==> flow/design.v <==
module rad4_exact(
    input [31:0] x,
    input [10:0] y,
    output [31:0] p
    );
    wire [2:0] sign_factor;
    wire [32:0] PP_2;
    wire [32:0] PP_1;
    wire [32:0] PP_0;
    wire [2:0] tmp1;
    wire [2:0] tmp0;
    assign tmp1 = {y[10],y[10:9]}; 
    assign tmp0 = {y[1:0],1'b0};
    rad4_BE2 PP2_gen(
        .x1(tmp1),
        .y(x),
        .sign_factor(sign_factor[2]),
        .PP(PP_2)
        );
    rad4_BE2 PP1_gen(
        .x1(y[3:1]),
        .y(x),
        .sign_factor(sign_factor[1]),
        .PP(PP_1)
        );
    rad4_BE2 PP0_gen(
        .x1(tmp0),
        .y(x),
        .sign_factor(sign_factor[0]),
        .PP(PP_0)
        );
    PP_add2 Final(
        .sign_factor(sign_factor),
        .PP_2(PP_2),
        .PP_1(PP_1),
        .PP_0(PP_0),
        .p(p)
        );
endmodule
module rad4_BE2(
    input [2:0] x1,
    input [31:0] y,
    output sign_factor,
    output [32:0] PP
    );
    wire one, two, sign;
    code2 encode2_block(
        .one(one),
        .two(two),
        .sign(sign),
        .y2(x1[2]),
        .y1(x1[1]),
        .y0(x1[0])
        );
    wire [32:0] tmp1_pp; 
    assign tmp1_pp = {y[31],y};  
    wire [33:0] out1;
    assign out1[0] = sign;
    genvar i;
    generate
        for ( i = 0; i < 33; i = i+1 )
            begin : pp_rad4_first 
            product2 pp_pr(tmp1_pp[i],out1[i],one,two,sign,PP[i],out1[i+1]);
            end
    endgenerate
    assign sign_factor = sign;
endmodule
module code2(one,two,sign,y2,y1,y0);  
	input y2,y1,y0;                     
	output one,two,sign;                
	wire [1:0]k;                        
	xor x1(one,y0,y1);                  
	xor x2(k[1],y2,y1);                 
	not n1(k[0],one);                   
	and a1(two,k[0],k[1]);              
	assign sign=y2;                     
endmodule   
module product2(x1,x0,one,two,sign,p,i);
	input x1,x0,sign,one,two;
	output p,i;
	wire [1:0] k;
	xor xo1(i,x1,sign);
	and a1(k[1],i,one);
	and a0(k[0],x0,two);
	or o1(p,k[1],k[0]);
endmodule
module sgn_gen2(one,two,sign,sign_factor);
    input sign,one,two;
    output sign_factor;
    wire k;
    or o1(k,one,two);
    and a1(sign_factor,sign,k);
endmodule
module PP_add2(
    input [2:0] sign_factor,
    input [32:0] PP_2,
    input [32:0] PP_1,
    input [32:0] PP_0,
    output [31:0] p
    );
    wire [2:0] E_MSB;
    assign E_MSB[0] = ~ PP_0[32];
    assign E_MSB[1] = ~ PP_1[32];
    assign E_MSB[2] = ~ PP_2[32];
    wire [36:0] sum00_FA;
    wire [36:0] carry00_FA;
    wire [36:0] tmp001_FA;
    wire [36:0] tmp002_FA;
    wire [36:0] tmp003_FA;
    assign tmp001_FA = {E_MSB[0],{3{PP_0[32]}},PP_0};
    assign tmp002_FA = {E_MSB[1],PP_1[32],PP_1,sign_factor[2],sign_factor[0]};
    assign tmp003_FA = {PP_2[26:0],{7{sign_factor[2]}},sign_factor[2],{2{sign_factor[2]}}};
    genvar i001;
    generate
        for (i001 = 0; i001 < 37; i001 = i001 + 1)
            begin : pp_FAd200
            FAd2 pp_FAd2(tmp001_FA[i001],tmp002_FA[i001], tmp003_FA[i001], carry00_FA[i001],sum00_FA[i001]);
            end
    endgenerate
    wire [4:0] sum00_HA;
    wire [4:0] carry00_HA;
    wire [4:0] tmp001_HA;
    wire [4:0] tmp002_HA;
    assign tmp001_HA = {5{1'b1}};
    assign tmp002_HA = {PP_2[31:27]};
    genvar i002;
    generate
        for (i002 = 0; i002 < 5; i002 = i002 + 1)
            begin : pp_HAd200
            HAd2 pp_HAd2(tmp001_HA[i002],tmp002_HA[i002],carry00_HA[i002],sum00_HA[i002]);
            end
    endgenerate
    wire [41:0] tmp_sum;
    wire [41:0] tmp_add1;
    wire [41:0] tmp_add2;
    assign tmp_add1 = {sum00_HA[5:0],sum00_FA};
    assign tmp_add2 = {carry00_HA[4:0],carry00_FA,sign_factor[2]}; 
    assign tmp_sum = tmp_add1 + tmp_add2;
    assign p = tmp_sum[41:10];
endmodule
module FAd2(a,b,c,cy,sm);
	input a,b,c;
	output cy,sm;
	wire x,y,z;
	xor x1(x,a,b);
	xor x2(sm,x,c);
	and a1(y,a,b);
	and a2(z,x,c);
	or o1(cy,y,z);
endmodule 
module HAd2(a,b,cy,sm);
	input a,b;
	output cy,sm;
	xor x1(sm,a,b);
	and a1(cy,a,b);
endmodule 
module rad4_odd(
    input [31:0] x,
    input [10:0] y,
    output [31:0] p
    );
    wire [2:0] sign_factor;
    wire [32:0] PP_2;
    wire [32:0] PP_1;
    wire [32:0] PP_0;
    wire [2:0] tmp;
    assign tmp = {y[6:5],1'b0};
    rad4_BE PP2_gen(
        .x1(y[10:8]),
        .y(x),
        .sign_factor(sign_factor[2]),
        .PP(PP_2)
        );
    rad4_BE PP1_gen(
        .x1(y[4:2]),
        .y(x),
        .sign_factor(sign_factor[1]),
        .PP(PP_1)
        );
    rad4_BE PP0_gen(
        .x1(y[2:0]),
        .y(x),
        .sign_factor(sign_factor[0]),
        .PP(PP_0)
        );
    PP_add Final(
        .sign_factor(sign_factor),
        .PP_2(PP_2),
        .PP_1(PP_1),
        .PP_0(PP_0),
        .p(p)
        );
endmodule
module rad4_BE(
    input [2:0] x1,
    input [31:0] y,
    output sign_factor,
    output [32:0] PP
    );
    wire one, two, sign;
    code encode_block(
        .one(one),
        .two(two),
        .sign(sign),
        .y2(x1[2]),
        .y1(x1[1]),
        .y0(x1[0])
        );
    wire [32:0] tmp1_pp; 
    assign tmp1_pp = {y[31],y};  
    wire [33:0] out1;
    assign out1[0] = sign;
    genvar i;
    generate
        for ( i = 0; i < 33; i = i+1 )
            begin : pp_rad4_first 
            product pp_pr(tmp1_pp[i],out1[i],one,two,sign,PP[i],out1[i+1]);
            end
    endgenerate
    sgn_gen sign_gen(one,two,sign,sign_factor);
endmodule
module code(one,two,sign,y2,y1,y0);  
	input y2,y1,y0;                     
	output one,two,sign;                
	wire [1:0]k;                        
	xor x1(one,y0,y1);                  
	xor x2(k[1],y2,y1);                 
	not n1(k[0],one);                   
	and a1(two,k[0],k[1]);              
	assign sign=y2;                     
endmodule   
module product(x1,x0,one,two,sign,p,i);
	input x1,x0,sign,one,two;
	output p,i;
	wire [1:0] k;
	xor xo1(i,x1,sign);
	and a1(k[1],i,one);
	and a0(k[0],x0,two);
	or o1(p,k[1],k[0]);
endmodule
module sgn_gen(one,two,sign,sign_factor);
    input sign,one,two;
    output sign_factor;
    wire k;
    or o1(k,one,two);
    and a1(sign_factor,sign,k);
endmodule
module PP_add(
    input [2:0] sign_factor,
    input [32:0] PP_2,
    input [32:0] PP_1,
    input [32:0] PP_0,
    output [31:0] p
    );
    wire [2:0] E_MSB;
    assign E_MSB[0] = ~ PP_0[32];
    assign E_MSB[1] = ~ PP_1[32];
    assign E_MSB[2] = ~ PP_2[32];
    wire [36:0] sum00_FA;
    wire [36:0] carry00_FA;
    wire [36:0] tmp001_FA;
    wire [36:0] tmp002_FA;
    wire [36:0] tmp003_FA;
    assign tmp001_FA = {E_MSB[0],{3{PP_0[32]}},PP_0};
    assign tmp002_FA = {E_MSB[1],PP_1[32],PP_1,sign_factor[2],sign_factor[0]};
    assign tmp003_FA = {PP_2[28:0],{5{sign_factor[2]}},sign_factor[2],{2{sign_factor[2]}}};
    genvar i001;
    generate
        for (i001 = 0; i001 < 37; i001 = i001 + 1)
            begin : pp_fad00
            FAd pp_fad(tmp001_FA[i001],tmp002_FA[i001], tmp003_FA[i001], carry00_FA[i001],sum00_FA[i001]);
            end
    endgenerate
    wire [4:0] sum00_HA;
    wire [4:0] carry00_HA;
    wire [4:0] tmp001_HA;
    wire [4:0] tmp002_HA;
    assign tmp001_HA = {5{1'b1}};
    assign tmp002_HA = {PP_2[32],PP_2[32:29]};
    genvar i002;
    generate
        for (i002 = 0; i002 < 5; i002 = i002 + 1)
            begin : pp_had00
            HAd pp_had(tmp001_HA[i002],tmp002_HA[i002],carry00_HA[i002],sum00_HA[i002]);
            end
    endgenerate
    wire [41:0] tmp_sum;
    wire [41:0] tmp_add1;
    wire [41:0] tmp_add2;
    assign tmp_add1 = {sum00_HA[4:0],sum00_FA,1'b0};  
    assign tmp_add2 = {carry00_HA[3:0],carry00_FA,1'b0,1'b0};  
    assign tmp_sum = tmp_add1 + tmp_add2;
    assign p = tmp_sum[41:10];
endmodule
module FAd(a,b,c,cy,sm);
	input a,b,c;
	output cy,sm;
	wire x,y,z;
	xor x1(x,a,b);
	xor x2(sm,x,c);
	and a1(y,a,b);
	and a2(z,x,c);
	or o1(cy,y,z);
endmodule 
module HAd(a,b,cy,sm);
	input a,b;
	output cy,sm;
	xor x1(sm,a,b);
	and a1(cy,a,b);
endmodule 
module rad4_odd_trunc(
    input [31:0] x,
    input [10:0] y,
    output [31:0] p
    );
    wire [2:0] sign_factor;
    wire [32:0] PP_2;
    wire [32:0] PP_1;
    wire [32:0] PP_0;
    wire [2:0] tmp;
    assign tmp = {y[6:5],1'b0};
    rad4_BE5 PP2_gen(
        .x1(y[10:8]),
        .y(x),
        .sign_factor(sign_factor[2]),
        .PP(PP_2)
        );
    rad4_BE5 PP1_gen(
        .x1(y[8:6]),
        .y(x),
        .sign_factor(sign_factor[1]),
        .PP(PP_1)
        );
    rad4_BE5 PP0_gen(
        .x1(tmp),
        .y(x),
        .sign_factor(sign_factor[0]),
        .PP(PP_0)
        );
    PP_add5 Final(
        .sign_factor(sign_factor),
        .PP_2(PP_2),
        .PP_1(PP_1),
        .PP_0(PP_0),
        .p(p)
        );
endmodule
module rad4_BE5(
    input [2:0] x1,
    input [31:0] y,
    output sign_factor,
    output [32:0] PP
    );
    wire one, two, sign;
    code5 encode5_block(
        .one(one),
        .two(two),
        .sign(sign),
        .y2(x1[2]),
        .y1(x1[1]),
        .y0(x1[0])
        );
    wire [32:0] tmp1_pp; 
    assign tmp1_pp = {y[31],y};  
    wire [33:0] out1;
    assign out1[0] = sign;
    genvar i;
    generate
        for ( i = 0; i < 33; i = i+1 )
            begin : pp_rad4_first 
            product5 pp_pr(tmp1_pp[i],out1[i],one,two,sign,PP[i],out1[i+1]);
            end
    endgenerate
    sgn_gen5 sign_gen(one,two,sign,sign_factor);
endmodule
module code5(one,two,sign,y2,y1,y0);  
	input y2,y1,y0;                     
	output one,two,sign;                
	wire [1:0]k;                        
	xor x1(one,y0,y1);                  
	xor x2(k[1],y2,y1);                 
	not n1(k[0],one);                   
	and a1(two,k[0],k[1]);              
	assign sign=y2;                     
endmodule   
module product5(x1,x0,one,two,sign,p,i);
	input x1,x0,sign,one,two;
	output p,i;
	wire [1:0] k;
	xor xo1(i,x1,sign);
	and a1(k[1],i,one);
	and a0(k[0],x0,two);
	or o1(p,k[1],k[0]);
endmodule
module sgn_gen5(one,two,sign,sign_factor);
    input sign,one,two;
    output sign_factor;
    wire k;
    or o1(k,one,two);
    and a1(sign_factor,sign,k);
endmodule
module PP_add5(
    input [2:0] sign_factor,
    input [32:0] PP_2,
    input [32:0] PP_1,
    input [32:0] PP_0,
    output [31:0] p
    );
    wire [34:0] sum00_FA;
    wire [34:0] carry00_FA;
    wire [34:0] tmp001_FA;
    wire [34:0] tmp002_FA;
    wire [34:0] tmp003_FA;
    assign tmp001_FA = {{5{PP_0[32]}},PP_0[32:4],PP_0[2]};
    assign tmp002_FA = {{3{PP_1[32]}},PP_1[32:2],PP_1[0]};
    assign tmp003_FA = {PP_2[32],PP_2,sign_factor[1]};
    genvar i001;
    generate
        for (i001 = 0; i001 < 35; i001 = i001 + 1)
            begin : pp_FAd500
            FAd5 pp_FAd5(tmp001_FA[i001],tmp002_FA[i001], tmp003_FA[i001], carry00_FA[i001],sum00_FA[i001]);
            end
    endgenerate
    wire sum00_HA;
    wire carry00_HA;
    HAd5 pp_HAd500(PP_0[3],PP_1[1],carry00_HA,sum00_HA);
    wire sum10_FA;
    wire carry10_FA;
    FAd5 pp_FAd510(sum00_FA[1],carry00_HA,sign_factor[2],carry10_FA,sum10_FA);
    wire [32:0] sum10_HA;
    wire [32:0] carry10_HA;
    wire [32:0] tmp011_HA;
    wire [32:0] tmp012_HA;
    assign tmp011_HA = {sum00_FA[34:2]};
    assign tmp012_HA = {carry00_FA[33:1]};
    genvar i002;
    generate
        for (i002 = 0; i002 < 33; i002 = i002 + 1)
            begin : pp_HAd510
            HAd5 pp_FAd5(tmp011_HA[i002],tmp012_HA[i002], carry10_HA[i002],sum10_HA[i002]);
            end
    endgenerate
    wire [42:0] tmp_sum;
    wire [42:0] tmp_add1;
    wire [42:0] tmp_add2;
    assign tmp_add1 = {sum10_HA,sum10_FA,sum00_HA,sum00_FA[0],PP_0[1:0],5'b0};
    assign tmp_add2 = {carry10_HA[31:0],carry10_FA,1'b0,carry00_FA[0],2'b0,sign_factor[0],5'b0}; 
    assign tmp_sum = tmp_add1 + tmp_add2;
    assign p = {tmp_sum[41:10]};
endmodule
module FAd5(a,b,c,cy,sm);
	input a,b,c;
	output cy,sm;
	wire x,y,z;
	xor x1(x,a,b);
	xor x2(sm,x,c);
	and a1(y,a,b);
	and a2(z,x,c);
	or o1(cy,y,z);
endmodule 
module HAd5(a,b,cy,sm);
	input a,b;
	output cy,sm;
	xor x1(sm,a,b);
	and a1(cy,a,b);
endmodule 
module rad4_odd_trunc1(
    input [31:0] x,
    input [10:0] y,
    output [31:0] p
    );
    wire [2:0] sign_factor;
    wire [32:0] PP_2;
    wire [32:0] PP_1;
    wire [32:0] PP_0;
    wire [2:0] tmp;
    assign tmp = {y[6:5],1'b0};
    rad4_BE4 PP2_gen(
        .x1(y[10:8]),
        .y(x),
        .sign_factor(sign_factor[2]),
        .PP(PP_2)
        );
    rad4_BE4 PP1_gen(
        .x1(y[8:6]),
        .y(x),
        .sign_factor(sign_factor[1]),
        .PP(PP_1)
        );
    rad4_BE4 PP0_gen(
        .x1(tmp),
        .y(x),
        .sign_factor(sign_factor[0]),
        .PP(PP_0)
        );
    PP_add4 Final(
        .sign_factor(sign_factor),
        .PP_2(PP_2),
        .PP_1(PP_1),
        .PP_0(PP_0),
        .p(p)
        );
endmodule
module rad4_BE4(
    input [2:0] x1,
    input [31:0] y,
    output sign_factor,
    output [32:0] PP
    );
    wire one, two, sign;
    code4 encode4_block(
        .one(one),
        .two(two),
        .sign(sign),
        .y2(x1[2]),
        .y1(x1[1]),
        .y0(x1[0])
        );
    wire [32:0] tmp1_pp; 
    assign tmp1_pp = {y[31],y};  
    wire [33:0] out1;
    assign out1[0] = sign;
    genvar i;
    generate
        for ( i = 0; i < 33; i = i+1 )
            begin : pp_rad4_first 
            product4 pp_pr(tmp1_pp[i],out1[i],one,two,sign,PP[i],out1[i+1]);
            end
    endgenerate
    sgn_gen4 sign_gen(one,two,sign,sign_factor);
endmodule
module code4(one,two,sign,y2,y1,y0);  
	input y2,y1,y0;                     
	output one,two,sign;                
	wire [1:0]k;                        
	xor x1(one,y0,y1);                  
	xor x2(k[1],y2,y1);                 
	not n1(k[0],one);                   
	and a1(two,k[0],k[1]);              
	assign sign=y2;                     
endmodule   
module product4(x1,x0,one,two,sign,p,i);
	input x1,x0,sign,one,two;
	output p,i;
	wire [1:0] k;
	xor xo1(i,x1,sign);
	and a1(k[1],i,one);
	and a0(k[0],x0,two);
	or o1(p,k[1],k[0]);
endmodule
module sgn_gen4(one,two,sign,sign_factor);
    input sign,one,two;
    output sign_factor;
    wire k;
    or o1(k,one,two);
    and a1(sign_factor,sign,k);
endmodule
module PP_add4(
    input [2:0] sign_factor,
    input [32:0] PP_2,
    input [32:0] PP_1,
    input [32:0] PP_0,
    output [31:0] p
    );
    wire [34:0] sum00_FA;
    wire [34:0] carry00_FA;
    wire [34:0] tmp001_FA;
    wire [34:0] tmp002_FA;
    wire [34:0] tmp003_FA;
    assign tmp001_FA = {{5{PP_0[32]}},PP_0[32:4],PP_0[2]};
    assign tmp002_FA = {{3{PP_1[32]}},PP_1[32:2],PP_1[0]};
    assign tmp003_FA = {PP_2[32],PP_2,sign_factor[1]};
    genvar i001;
    generate
        for (i001 = 0; i001 < 35; i001 = i001 + 1)
            begin : pp_FAd400
            FAd4 pp_FAd4(tmp001_FA[i001],tmp002_FA[i001], tmp003_FA[i001], carry00_FA[i001],sum00_FA[i001]);
            end
    endgenerate
    wire sum00_HA;
    wire carry00_HA;
    HAd4 pp_HAd400(PP_0[3],PP_1[1],carry00_HA,sum00_HA);
    wire sum10_FA;
    wire carry10_FA;
    FAd4 pp_FAd410(sum00_FA[1],carry00_HA,sign_factor[2],carry10_FA,sum10_FA);
    wire [32:0] sum10_HA;
    wire [32:0] carry10_HA;
    wire [32:0] tmp011_HA;
    wire [32:0] tmp012_HA;
    assign tmp011_HA = {sum00_FA[34:2]};
    assign tmp012_HA = {carry00_FA[33:1]};
    genvar i002;
    generate
        for (i002 = 0; i002 < 33; i002 = i002 + 1)
            begin : pp_HAd410
            HAd4 pp_FAd4(tmp011_HA[i002],tmp012_HA[i002], carry10_HA[i002],sum10_HA[i002]);
            end
    endgenerate
    wire [42:0] tmp_sum;
    wire [42:0] tmp_add1;
    wire [42:0] tmp_add2;
    assign tmp_add1 = {sum10_HA,sum10_FA,sum00_HA,sum00_FA[0],PP_0[1:0],5'b0};
    assign tmp_add2 = {carry10_HA[31:0],carry10_FA,1'b0,carry00_FA[0],2'b0,sign_factor[0],5'b0}; 
    assign tmp_sum = tmp_add1 + tmp_add2;
    assign p = {tmp_sum[41:10]};
endmodule
module FAd4(a,b,c,cy,sm);
	input a,b,c;
	output cy,sm;
	wire x,y,z;
	xor x1(x,a,b);
	xor x2(sm,x,c);
	and a1(y,a,b);
	and a2(z,x,c);
	or o1(cy,y,z);
endmodule 
module HAd4(a,b,cy,sm);
	input a,b;
	output cy,sm;
	xor x1(sm,a,b);
	and a1(cy,a,b);
endmodule 
module fos_exact_v1(
    input [31:0] x_in,
    input [10:0] a1,
    input clk,
    input reset,
    output [31:0] y_out);
    wire signed [31:0] Data_feedforward;
    wire signed [31:0] Data_feedback;
    wire signed [31:0] sum0;
    reg signed  [31:0] Samples_in1; 
    reg signed  [31:0] Samples_in2; 
    reg signed  [31:0] Samples_out; 
    assign Data_feedforward = {Samples_in2}; 
    assign y_out = Samples_in1 - Data_feedforward - Data_feedback; 
    rad4_odd_trunc mult(Samples_out,a1,Data_feedback);
   always @ (posedge clk) 
   if(reset == 1) begin
         Samples_in1 <= 0; 
         Samples_in2 <= 0; 
         Samples_out <= 0; 
      end 
   else begin 
      Samples_in1 <= x_in; 
      Samples_in2 <= Samples_in1; 
      Samples_out <= y_out; 
   end 
endmodule
module fos_exact_v2(
    input [31:0] x_in,
    input [10:0] a1,
    input clk,
    input reset,
    output [31:0] y_out);
    wire signed [31:0] Data_feedforward;
    wire signed [31:0] Data_feedback;
    wire signed [31:0] sum0;
    reg signed  [31:0] Samples_in1; 
    reg signed  [31:0] Samples_in2; 
    reg signed  [31:0] Samples_out; 
    assign Data_feedforward = {Samples_in2}; 
    assign y_out = Samples_in1 - Data_feedforward - Data_feedback; 
    rad4_exact mult(Samples_out,a1,Data_feedback);
   always @ (posedge clk) 
   if(reset == 1) begin
         Samples_in1 <= 0; 
         Samples_in2 <= 0; 
         Samples_out <= 0; 
      end 
   else begin 
      Samples_in1 <= x_in; 
      Samples_in2 <= Samples_in1; 
      Samples_out <= y_out; 
   end 
endmodule
module fos_exact_v3(
    input [31:0] x_in,
    input [10:0] a1,
    input [10:0] b1,
    input clk,
    input reset,
    output [31:0] y_out);
    wire signed [31:0] Data_feedforward;
    wire signed [31:0] Data_feedback;
    wire signed [31:0] sum0;
    reg signed  [31:0] Samples_in1; 
    reg signed  [31:0] Samples_in2; 
    reg signed  [31:0] Samples_out; 
    assign y_out = Samples_in1 + Data_feedforward - Data_feedback; 
    rad4_odd_trunc1 mult(Samples_out,a1,Data_feedback);
    rad4_odd_trunc1 mult1(Samples_in2,b1,Data_feedforward);                     
   always @ (posedge clk) 
   if(reset == 1) begin
         Samples_in1 <= 0; 
         Samples_in2 <= 0; 
         Samples_out <= 0; 
      end 
   else begin 
      Samples_in1 <= x_in; 
      Samples_in2 <= Samples_in1; 
      Samples_out <= y_out; 
   end 
endmodule
module fos_exact_v4(
    input [31:0] x_in,
    input [10:0] a1,
    input clk,
    input reset,
    output [31:0] y_out);
    wire signed [31:0] Data_feedforward;
    wire signed [31:0] Data_feedback;
    wire signed [31:0] sum0;
    reg signed  [31:0] Samples_in1; 
    reg signed  [31:0] Samples_in2; 
    reg signed  [31:0] Samples_out; 
    assign y_out = Samples_in1 - Data_feedback; 
    rad4_odd mult(Samples_out,a1,Data_feedback);
   always @ (posedge clk) 
   if(reset == 1) begin
         Samples_in1 <= 0; 
         Samples_in2 <= 0; 
         Samples_out <= 0; 
      end 
   else begin 
      Samples_in1 <= x_in; 
      Samples_in2 <= Samples_in1; 
      Samples_out <= y_out; 
   end 
endmodule
`timescale 1ns / 10ps
module a_filter_approx(
    input [31:0] x_in,
    input clk,
    input [5:0] reset,
    output [31:0] y_out);
    wire [10:0] a1_1;
    wire [10:0] a1_2;
    wire [10:0] a1_3;
    wire [10:0] a1_4;
    wire [10:0] b1;
    assign a1_1 = -11'sd192;
    assign a1_2 = -11'sd1021;
    assign a1_3 = -11'sd928;
    assign a1_4 = -11'sd1010;
    assign b1 = 11'sd307;
    wire [31:0] y_1;
    wire [31:0] y_2;
    wire [31:0] y_3;
    wire [31:0] y_4;
    wire [31:0] y_5;
    fos_exact_v4 first_stage(x_in,a1_4,clk,reset[0],y_1);
    fos_exact_v3 second_stage(y_1,a1_3,b1,clk,reset[1],y_2);
    fos_exact_v2 third_stage(y_2,a1_2,clk,reset[2],y_3);
    fos_exact_v2 fourth_stage(y_3,a1_2,clk,reset[3],y_4);
    fos_exact_v1 fifth_stage(y_4,a1_1,clk,reset[4],y_5);
    fos_exact_v1 sixth_stage(y_5,a1_1,clk,reset[5],y_out);
endmodule
# ---- Reports on a_filter_approx
# Module a_filter_approx before and after one edit of its RTL, step after step.
# "before" refers to lines of the RTL above, "after" to lines of the edited file.
# "diff" is "after" less "before", of the values as shown; "rel_change_pct" is that difference over "before", in percent.
# Operators: Yosys type, input widths -> output width; for muxes data width and select width s.
# Library cell names are shortened.
# A cell with -- has no value.
dict set report design {
  design {a_filter_approx}
  clock_port {clk}
  lib {sky130hd}
  pvt_corner {tt_025C_1v80}
}

# ---- Diff
# The edit as a unified diff against the file above.
# The edited RTL no longer does the same as the RTL above: the edit was made by script, with no optimisation intended.
# begin of diff
@@ -731,8 +731,10 @@
 `timescale 1ns / 10ps
 module a_filter_approx(
-    input [31:0] x_in,
+    input [31:0] x_in_pad,
     input clk,
     input [5:0] reset,
     output [31:0] y_out);
+    reg [31:0] x_in;
+    always @(posedge clk) x_in <= x_in_pad;
     wire [10:0] a1_1;
     wire [10:0] a1_2;
# end of diff

# ---- Elaborated design
# Source: Yosys, flattened and elaborated, memories not mapped. Widths are those after wreduce; folded enables and synchronous resets count as part of the registers. Registers that Yosys merges into a memory's read port (data or address) are not register bits. Print and check cells do not count. Equal cells are merged and count once.
# item before after diff rel_change_pct
set word_totals {}
lappend word_totals {ff_bits 544 576 32 5.88}
lappend word_totals {inputBits 39 39 0 0.00}
lappend word_totals {out_inout_bits 32 32 0 0.00}
lappend word_totals {wordCells 1416 1417 1 0.07}
# item before after diff rel_change_pct
set classes {}
lappend classes {addsub 18 18 0 0.00}
lappend classes {n_logic 1381 1381 0 0.00}
# op before after diff rel_change_pct
set op_table {}
lappend op_table {{$xor 1x1->1} 492 492 0 0.00}
lappend op_table {{$and 1x1->1} 484 484 0 0.00}
lappend op_table {{$not 1->1} 250 250 0 0.00}
lappend op_table {{$or 1x1->1} 155 155 0 0.00}
lappend op_table {{$sub 32x32->32} 8 8 0 0.00}
lappend op_table {{$add 42x42->42} 5 5 0 0.00}
lappend op_table {{$add 40x40->41} 2 2 0 0.00}
lappend op_table {{$sub 32x31->32} 2 2 0 0.00}
lappend op_table {{$add 32x32->32} 1 1 0 0.00}

# ---- Longest topological paths
# Yosys ltp: most cells in a row. Word level: on the elaborated netlist, between registers, memories and ports. Mapped: between sequential cells and ports; inverters and the memories' decode and read muxes count.
# item before after diff rel_change_pct
set depth {}
lappend depth {depth_word 8 8 0 0.00}
lappend depth {abc_area 0 0 -- --}
lappend depth {mapped_depth 31 28 -3 -9.68}
lappend depth {mapped_depth_nobuf 31 28 -3 -9.68}

# ---- After synthesis
# Source: synth_stat.txt of the flow (Yosys; design flattened, memories mapped). It holds for the ABC_AREA given above (unset counts as 0); a run with the other value may have another netlist.
# item before after diff rel_change_pct
set mapped {}
lappend mapped {cell_count 5048 5290 242 4.79}
lappend mapped {yosys_area_mm2 0.0437582 0.0457789 0.0020207 4.62}
lappend mapped {sequential_area_mm2 0.0108904 0.0115311 0.0006407 5.88}
lappend mapped {flip_flops 544 576 32 5.88}
lappend mapped {buffers 71 81 10 14.08}
# cell_type before after diff rel_change_pct
set by_type {}
lappend by_type {dfxtp_1 544 576 32 5.88}
lappend by_type {o21ai_0 149 172 23 15.44}
lappend by_type {xor2_1 143 120 -23 -16.08}
lappend by_type {nor2b_1 141 162 21 14.89}
lappend by_type {nor3_1 60 78 18 30.00}
lappend by_type {nand2b_1 41 57 16 39.02}
lappend by_type {o21bai_1 39 55 16 41.03}
lappend by_type {mux2_2 2 17 15 750.00}
lappend by_type {or3_1 8 21 13 162.50}
lappend by_type {nor4_1 5 17 12 240.00}
lappend by_type {buf_1 3 15 12 400.00}
lappend by_type {xnor2_1 216 227 11 5.09}
lappend by_type {o211ai_1 17 27 10 58.82}
lappend by_type {a21o_1 183 175 -8 -4.37}
lappend by_type {and3_1 30 38 8 26.67}
lappend by_type {nor3b_1 6 14 8 133.33}
lappend by_type {nand4_1 28 35 7 25.00}
lappend by_type {a221o_1 8 1 -7 -87.50}
# The list need not be complete.
# The figures by module come from a second, unflattened synthesis with its own total; it is not the netlist above.
# item before after diff rel_change_pct
set unflattened {}
lappend unflattened {cells_unflattened 6984 6970 -14 -0.20}
lappend unflattened {area_unflattened_mm2 0.0631418 0.0634033 0.0002615 0.41}
# Rows give one instance, submodules left out.
# module n_inst n_cells mod_area_mm2 seq_area_mm2
set by_module_before {}
lappend by_module_before {fos_exact_v1 2 610 0.0056004 0.0019218}
lappend by_module_before {fos_exact_v2 2 597 0.0055766 0.0019218}
lappend by_module_before {fos_exact_v3 1 648 0.0056792 0.0019218}
lappend by_module_before {PP_add2 2 288 0.0020858 0}
lappend by_module_before {fos_exact_v4 1 406 0.0035359 0.0012812}
lappend by_module_before {{(no name shown)} 198 2 0.0000175 0}
lappend by_module_before {{(no name shown)} 198 2 0.0000175 0}
lappend by_module_before {{(no name shown)} 198 2 0.0000175 0}
lappend by_module_before {PP_add4 2 195 0.0014351 0}
lappend by_module_before {PP_add5 2 195 0.0014351 0}
lappend by_module_before {PP_add 1 249 0.0018443 0}
lappend by_module_before {{(no name shown)} 99 2 0.0000175 0}
lappend by_module_before {FAd2 74 1 0.00002 0}
lappend by_module_before {FAd4 70 1 0.00002 0}
# before: Modules not listed: 22.
# module n_inst n_cells mod_area_mm2 seq_area_mm2
set by_module_after {}
lappend by_module_after {fos_exact_v1 2 610 0.0056004 0.0019218}
lappend by_module_after {fos_exact_v2 2 597 0.0055766 0.0019218}
lappend by_module_after {fos_exact_v3 1 602 0.0053001 0.0019218}
lappend by_module_after {PP_add2 2 288 0.0020858 0}
lappend by_module_after {fos_exact_v4 1 406 0.0035359 0.0012812}
lappend by_module_after {{(no name shown)} 198 2 0.0000175 0}
lappend by_module_after {{(no name shown)} 198 2 0.0000175 0}
lappend by_module_after {{(no name shown)} 198 2 0.0000175 0}
lappend by_module_after {PP_add4 2 195 0.0014351 0}
lappend by_module_after {PP_add5 2 195 0.0014351 0}
lappend by_module_after {PP_add 1 249 0.0018443 0}
lappend by_module_after {{(no name shown)} 99 2 0.0000175 0}
lappend by_module_after {FAd2 74 1 0.00002 0}
lappend by_module_after {FAd4 70 1 0.00002 0}
# after: Modules not listed: 22.

# ---- Timing after synthesis
# Source: OpenSTA report_checks on the synthesized netlist (no wires, ideal clock, input and output delay 20% of the period each), path of least setup slack; recovery checks are left aside. Register names are those of the netlist, which keeps one name where synthesis merged equal registers.
# item before after diff rel_change_pct
set synth_timing {}
lappend synth_timing {path_kind {register to output} {register to output} -- --}
lappend synth_timing {from {register sixth_stage.Samples_out[5]} {register sixth_stage.Samples_out[5]} -- --}
lappend synth_timing {to {output port y_out[31]} {output port y_out[31]} -- --}
lappend synth_timing {clock_period_ns 10.0 10.0 0.0 0.00}
lappend synth_timing {out_delay_ns 2.000 2.000 0.000 0.00}
lappend synth_timing {launch_ns 0.000 0.000 0.000 --}
lappend synth_timing {arrival_ns 5.288 5.429 0.141 2.67}
lappend synth_timing {required_ns 8.000 8.000 0.000 0.00}
lappend synth_timing {path_slack_ns 2.712 2.571 -0.141 --}
lappend synth_timing {path_delay_ns 5.288 5.429 0.141 2.67}
lappend synth_timing {stages 26 25 -1 -3.85}
lappend synth_timing {path_buffers 0 0 0 --}
lappend synth_timing {synth_period_reached_ns 7.288 7.429 0.141 1.93}
# "path_delay_ns" = arrival - input delay + setup time.
# A path that ends at an output port has no setup time.
# "stages" counts driving pins, that of a launching flip-flop among them; a cell with two outputs on the path counts twice.
# "synth_period_reached_ns" is the clock period less the worst setup slack; recovery checks do not enter. This is arithmetic on one report: input and output delays are still those of the set period (20% each).
# The rows between start and end are the longest chain of elaborated cells between them; the timing report does not say that the signal goes this way. Where chains are equally long, one stands for them.
# A line is the first line of the expression or statement that the cell stems from. Yosys adds cells for indexed reads and writes and turns some case tables into memories.
dict set report synth_between_before {
  path_cell_list {dfxtp_1 > inv_1 > ha_1 > ha_1 > ha_1 > a21oi_1 > o21ai_1 > o311a_1 > o211ai_1 > a21oi_1 > a21o_1 > a21oi_1 > xnor2_1 > fa_1 > inv_1 > ha_1 > a21o_1 > a21o_1 > a21oi_1 > o21ai_0 > a41oi_1 > inv_1 > a211o_1 > o211ai_1 > a21oi_1 > xnor3_1}
  elab_chain_len 5
  cone_cells 13
  lines_between 6
  classes_between {2 x add/sub; 11 x logic}
}
# item line
set synth_rtl_before {}
lappend synth_rtl_before {{start, declared} 634} ;# reg signed  [31:0] Samples_out;
lappend synth_rtl_before {{start, assigned} 642} ;# Samples_out <= 0;
lappend synth_rtl_before {{start, assigned} 647} ;# Samples_out <= y_out;
lappend synth_rtl_before {{$not 1->1} --}
lappend synth_rtl_before {{$xor 1x1->1} 455} ;# xor x1(x,a,b);
lappend synth_rtl_before {{$xor 1x1->1} 464} ;# xor x1(sm,a,b);
lappend synth_rtl_before {{$add 40x40->41} 448} ;# assign tmp_sum = tmp_add1 + tmp_add2;
lappend synth_rtl_before {{$sub 32x31->32} 636} ;# assign y_out = Samples_in1 - Data_feedforward - Data_feedback;
lappend synth_rtl_before {{end, declared} 736} ;# output [31:0] y_out);
dict set report synth_between_after {
  path_cell_list {dfxtp_1 > inv_1 > ha_1 > ha_1 > ha_1 > a21o_1 > a21oi_1 > o211ai_1 > a31oi_1 > o21ai_0 > a21o_1 > a21oi_1 > xnor2_1 > fa_1 > inv_1 > ha_1 > a21o_1 > a221oi_1 > nor2_1 > o21a_1 > o41a_1 > o211ai_2 > a21oi_1 > o41ai_2 > xnor2_1}
  elab_chain_len 5
  cone_cells 13
  lines_between 6
  classes_between {2 x add/sub; 11 x logic}
}
# item line
set synth_rtl_after {}
lappend synth_rtl_after {{start, declared} 634} ;# reg signed  [31:0] Samples_out;
lappend synth_rtl_after {{start, assigned} 642} ;# Samples_out <= 0;
lappend synth_rtl_after {{start, assigned} 647} ;# Samples_out <= y_out;
lappend synth_rtl_after {{$not 1->1} --}
lappend synth_rtl_after {{$xor 1x1->1} 455} ;# xor x1(x,a,b);
lappend synth_rtl_after {{$xor 1x1->1} 464} ;# xor x1(sm,a,b);
lappend synth_rtl_after {{$add 40x40->41} 448} ;# assign tmp_sum = tmp_add1 + tmp_add2;
lappend synth_rtl_after {{$sub 32x31->32} 636} ;# assign y_out = Samples_in1 - Data_feedforward - Data_feedback;
lappend synth_rtl_after {{end, declared} 736} ;# output [31:0] y_out);

# ---- Timing after layout
# Path of least setup slack in the final report of the runs of pair 1 (OpenROAD, finished layout, wires in). Where an end is a register, its clock arrival counts in the times.
# item before after diff rel_change_pct
set layout_timing {}
lappend layout_timing {path_kind {register to output} {register to output} -- --}
lappend layout_timing {from {register sixth_stage.Samples_out[5]} {register sixth_stage.Samples_out[8]} -- --}
lappend layout_timing {to {output port y_out[31]} {output port y_out[30]} -- --}
lappend layout_timing {clock_period_ns 10.0 10.0 0.0 0.00}
lappend layout_timing {out_delay_ns 2.00 2.00 0.00 0.00}
lappend layout_timing {launch_ns 0.63 0.62 -0.01 -1.59}
lappend layout_timing {arrival_ns 7.29 7.37 0.08 1.10}
lappend layout_timing {required_ns 8.00 8.00 0.00 0.00}
lappend layout_timing {path_slack_ns 0.71 0.63 -0.08 --}
lappend layout_timing {stages 26 25 -1 -3.85}
lappend layout_timing {path_buffers 1 1 0 0.00}
# The rows between start and end are the longest chain of elaborated cells between them; the timing report does not say that the signal goes this way. Where chains are equally long, one stands for them.
dict set report layout_between_before {
  path_cell_list {dfxtp_1 > inv_1 > ha_1 > ha_1 > ha_1 > nand3_1 > o21ai_0 > a21oi_1 > o31ai_1 > a21oi_1 > a311oi_1 > a21o_1 > a21oi_1 > xor2_1 > fa_1 > ha_1 > a21o_1 > a21oi_1 > o21ai_0 > a41oi_1 > inv_1 > a211o_1 > o211ai_1 > a21oi_1 > xnor3_1 > clkdlybuf4s50_1}
  elab_chain_len 5
  cone_cells 13
  lines_between 6
  classes_between {2 x add/sub; 11 x logic}
}
# item line
set layout_rtl_before {}
lappend layout_rtl_before {{start, declared} 634} ;# reg signed  [31:0] Samples_out;
lappend layout_rtl_before {{start, assigned} 642} ;# Samples_out <= 0;
lappend layout_rtl_before {{start, assigned} 647} ;# Samples_out <= y_out;
lappend layout_rtl_before {{$not 1->1} --}
lappend layout_rtl_before {{$xor 1x1->1} 455} ;# xor x1(x,a,b);
lappend layout_rtl_before {{$xor 1x1->1} 464} ;# xor x1(sm,a,b);
lappend layout_rtl_before {{$add 40x40->41} 448} ;# assign tmp_sum = tmp_add1 + tmp_add2;
lappend layout_rtl_before {{$sub 32x31->32} 636} ;# assign y_out = Samples_in1 - Data_feedforward - Data_feedback;
lappend layout_rtl_before {{end, declared} 736} ;# output [31:0] y_out);
dict set report layout_between_after {
  path_cell_list {dfxtp_1 > inv_1 > ha_1 > ha_1 > ha_1 > a21o_1 > a21o_1 > or3_1 > o21ai_1 > o21bai_1 > a21o_1 > a21oi_1 > xnor2_1 > fa_1 > inv_1 > ha_1 > nand2_1 > o21bai_1 > a2111oi_0 > o21ai_0 > a21oi_1 > a31oi_1 > a221oi_1 > xnor2_1 > clkdlybuf4s50_1}
  elab_chain_len 5
  cone_cells 13
  lines_between 6
  classes_between {2 x add/sub; 11 x logic}
}
# item line
set layout_rtl_after {}
lappend layout_rtl_after {{start, declared} 634} ;# reg signed  [31:0] Samples_out;
lappend layout_rtl_after {{start, assigned} 642} ;# Samples_out <= 0;
lappend layout_rtl_after {{start, assigned} 647} ;# Samples_out <= y_out;
lappend layout_rtl_after {{$not 1->1} --}
lappend layout_rtl_after {{$xor 1x1->1} 455} ;# xor x1(x,a,b);
lappend layout_rtl_after {{$xor 1x1->1} 464} ;# xor x1(sm,a,b);
lappend layout_rtl_after {{$add 40x40->41} 448} ;# assign tmp_sum = tmp_add1 + tmp_add2;
lappend layout_rtl_after {{$sub 32x31->32} 636} ;# assign y_out = Samples_in1 - Data_feedforward - Data_feedback;
lappend layout_rtl_after {{end, declared} 736} ;# output [31:0] y_out);

# ---- Flow runs
# Runs of the flow (Yosys, OpenROAD) on both versions; the two runs of a pair have the same settings. The constraints put input and output delay at 20% of the set period each and load the outputs with 0.01 pF.
dict set report flow_settings_pair_1 {
  CORE_UTILIZATION 40
  period_ns 10.0
  CAP_MARGIN 20
  CORE_MARGIN 2
  SLEW_MARGIN 20
}
# item before after diff rel_change_pct
set measured_pair_1 {}
lappend measured_pair_1 {ys_area_mm2 0.0437582 0.0457789 0.0020207 4.62}
lappend measured_pair_1 {die_area_mm2 0.112058 0.117169 0.005111 4.56}
lappend measured_pair_1 {finalUtil_frac 0.442 0.443 0.001 --}
lappend measured_pair_1 {setup_worst_slack_ns 0.709 0.627 -0.082 --}
lappend measured_pair_1 {fin_tns_ns 0.000 0.000 0.000 --}
lappend measured_pair_1 {ws_hold_ns 0.443 0.432 -0.011 --}
lappend measured_pair_1 {timing.achieved_period_ns 9.291 9.373 0.082 0.88}
dict set report flow_settings_pair_2 {
  CAP_MARGIN 35
  CORE_UTILIZATION 25
  CTS_CLUSTER_SIZE 37
  GPL_TIMING_DRIVEN 0
  MIN_ROUTING_LAYER {met1}
  PLACE_DENSITY 0.75
  period_ns 11.9
  CORE_MARGIN 2
  SLEW_MARGIN 20
}
# item before after diff rel_change_pct
set measured_pair_2 {}
lappend measured_pair_2 {ys_area_mm2 0.0437582 0.0457789 0.0020207 4.62}
lappend measured_pair_2 {die_area_mm2 0.178396 0.186555 0.008159 4.57}
lappend measured_pair_2 {finalUtil_frac 0.283 0.282 -0.001 --}
lappend measured_pair_2 {setup_worst_slack_ns 2.237 2.193 -0.044 --}
lappend measured_pair_2 {fin_tns_ns 0.000 0.000 0.000 --}
lappend measured_pair_2 {ws_hold_ns 0.432 0.404 -0.028 --}
lappend measured_pair_2 {timing.achieved_period_ns 9.663 9.707 0.044 0.46}
# "timing.achieved_period_ns" means the clock period less the worst setup slack. The figure is calculated, with input and output delays left at 20% of the set period.
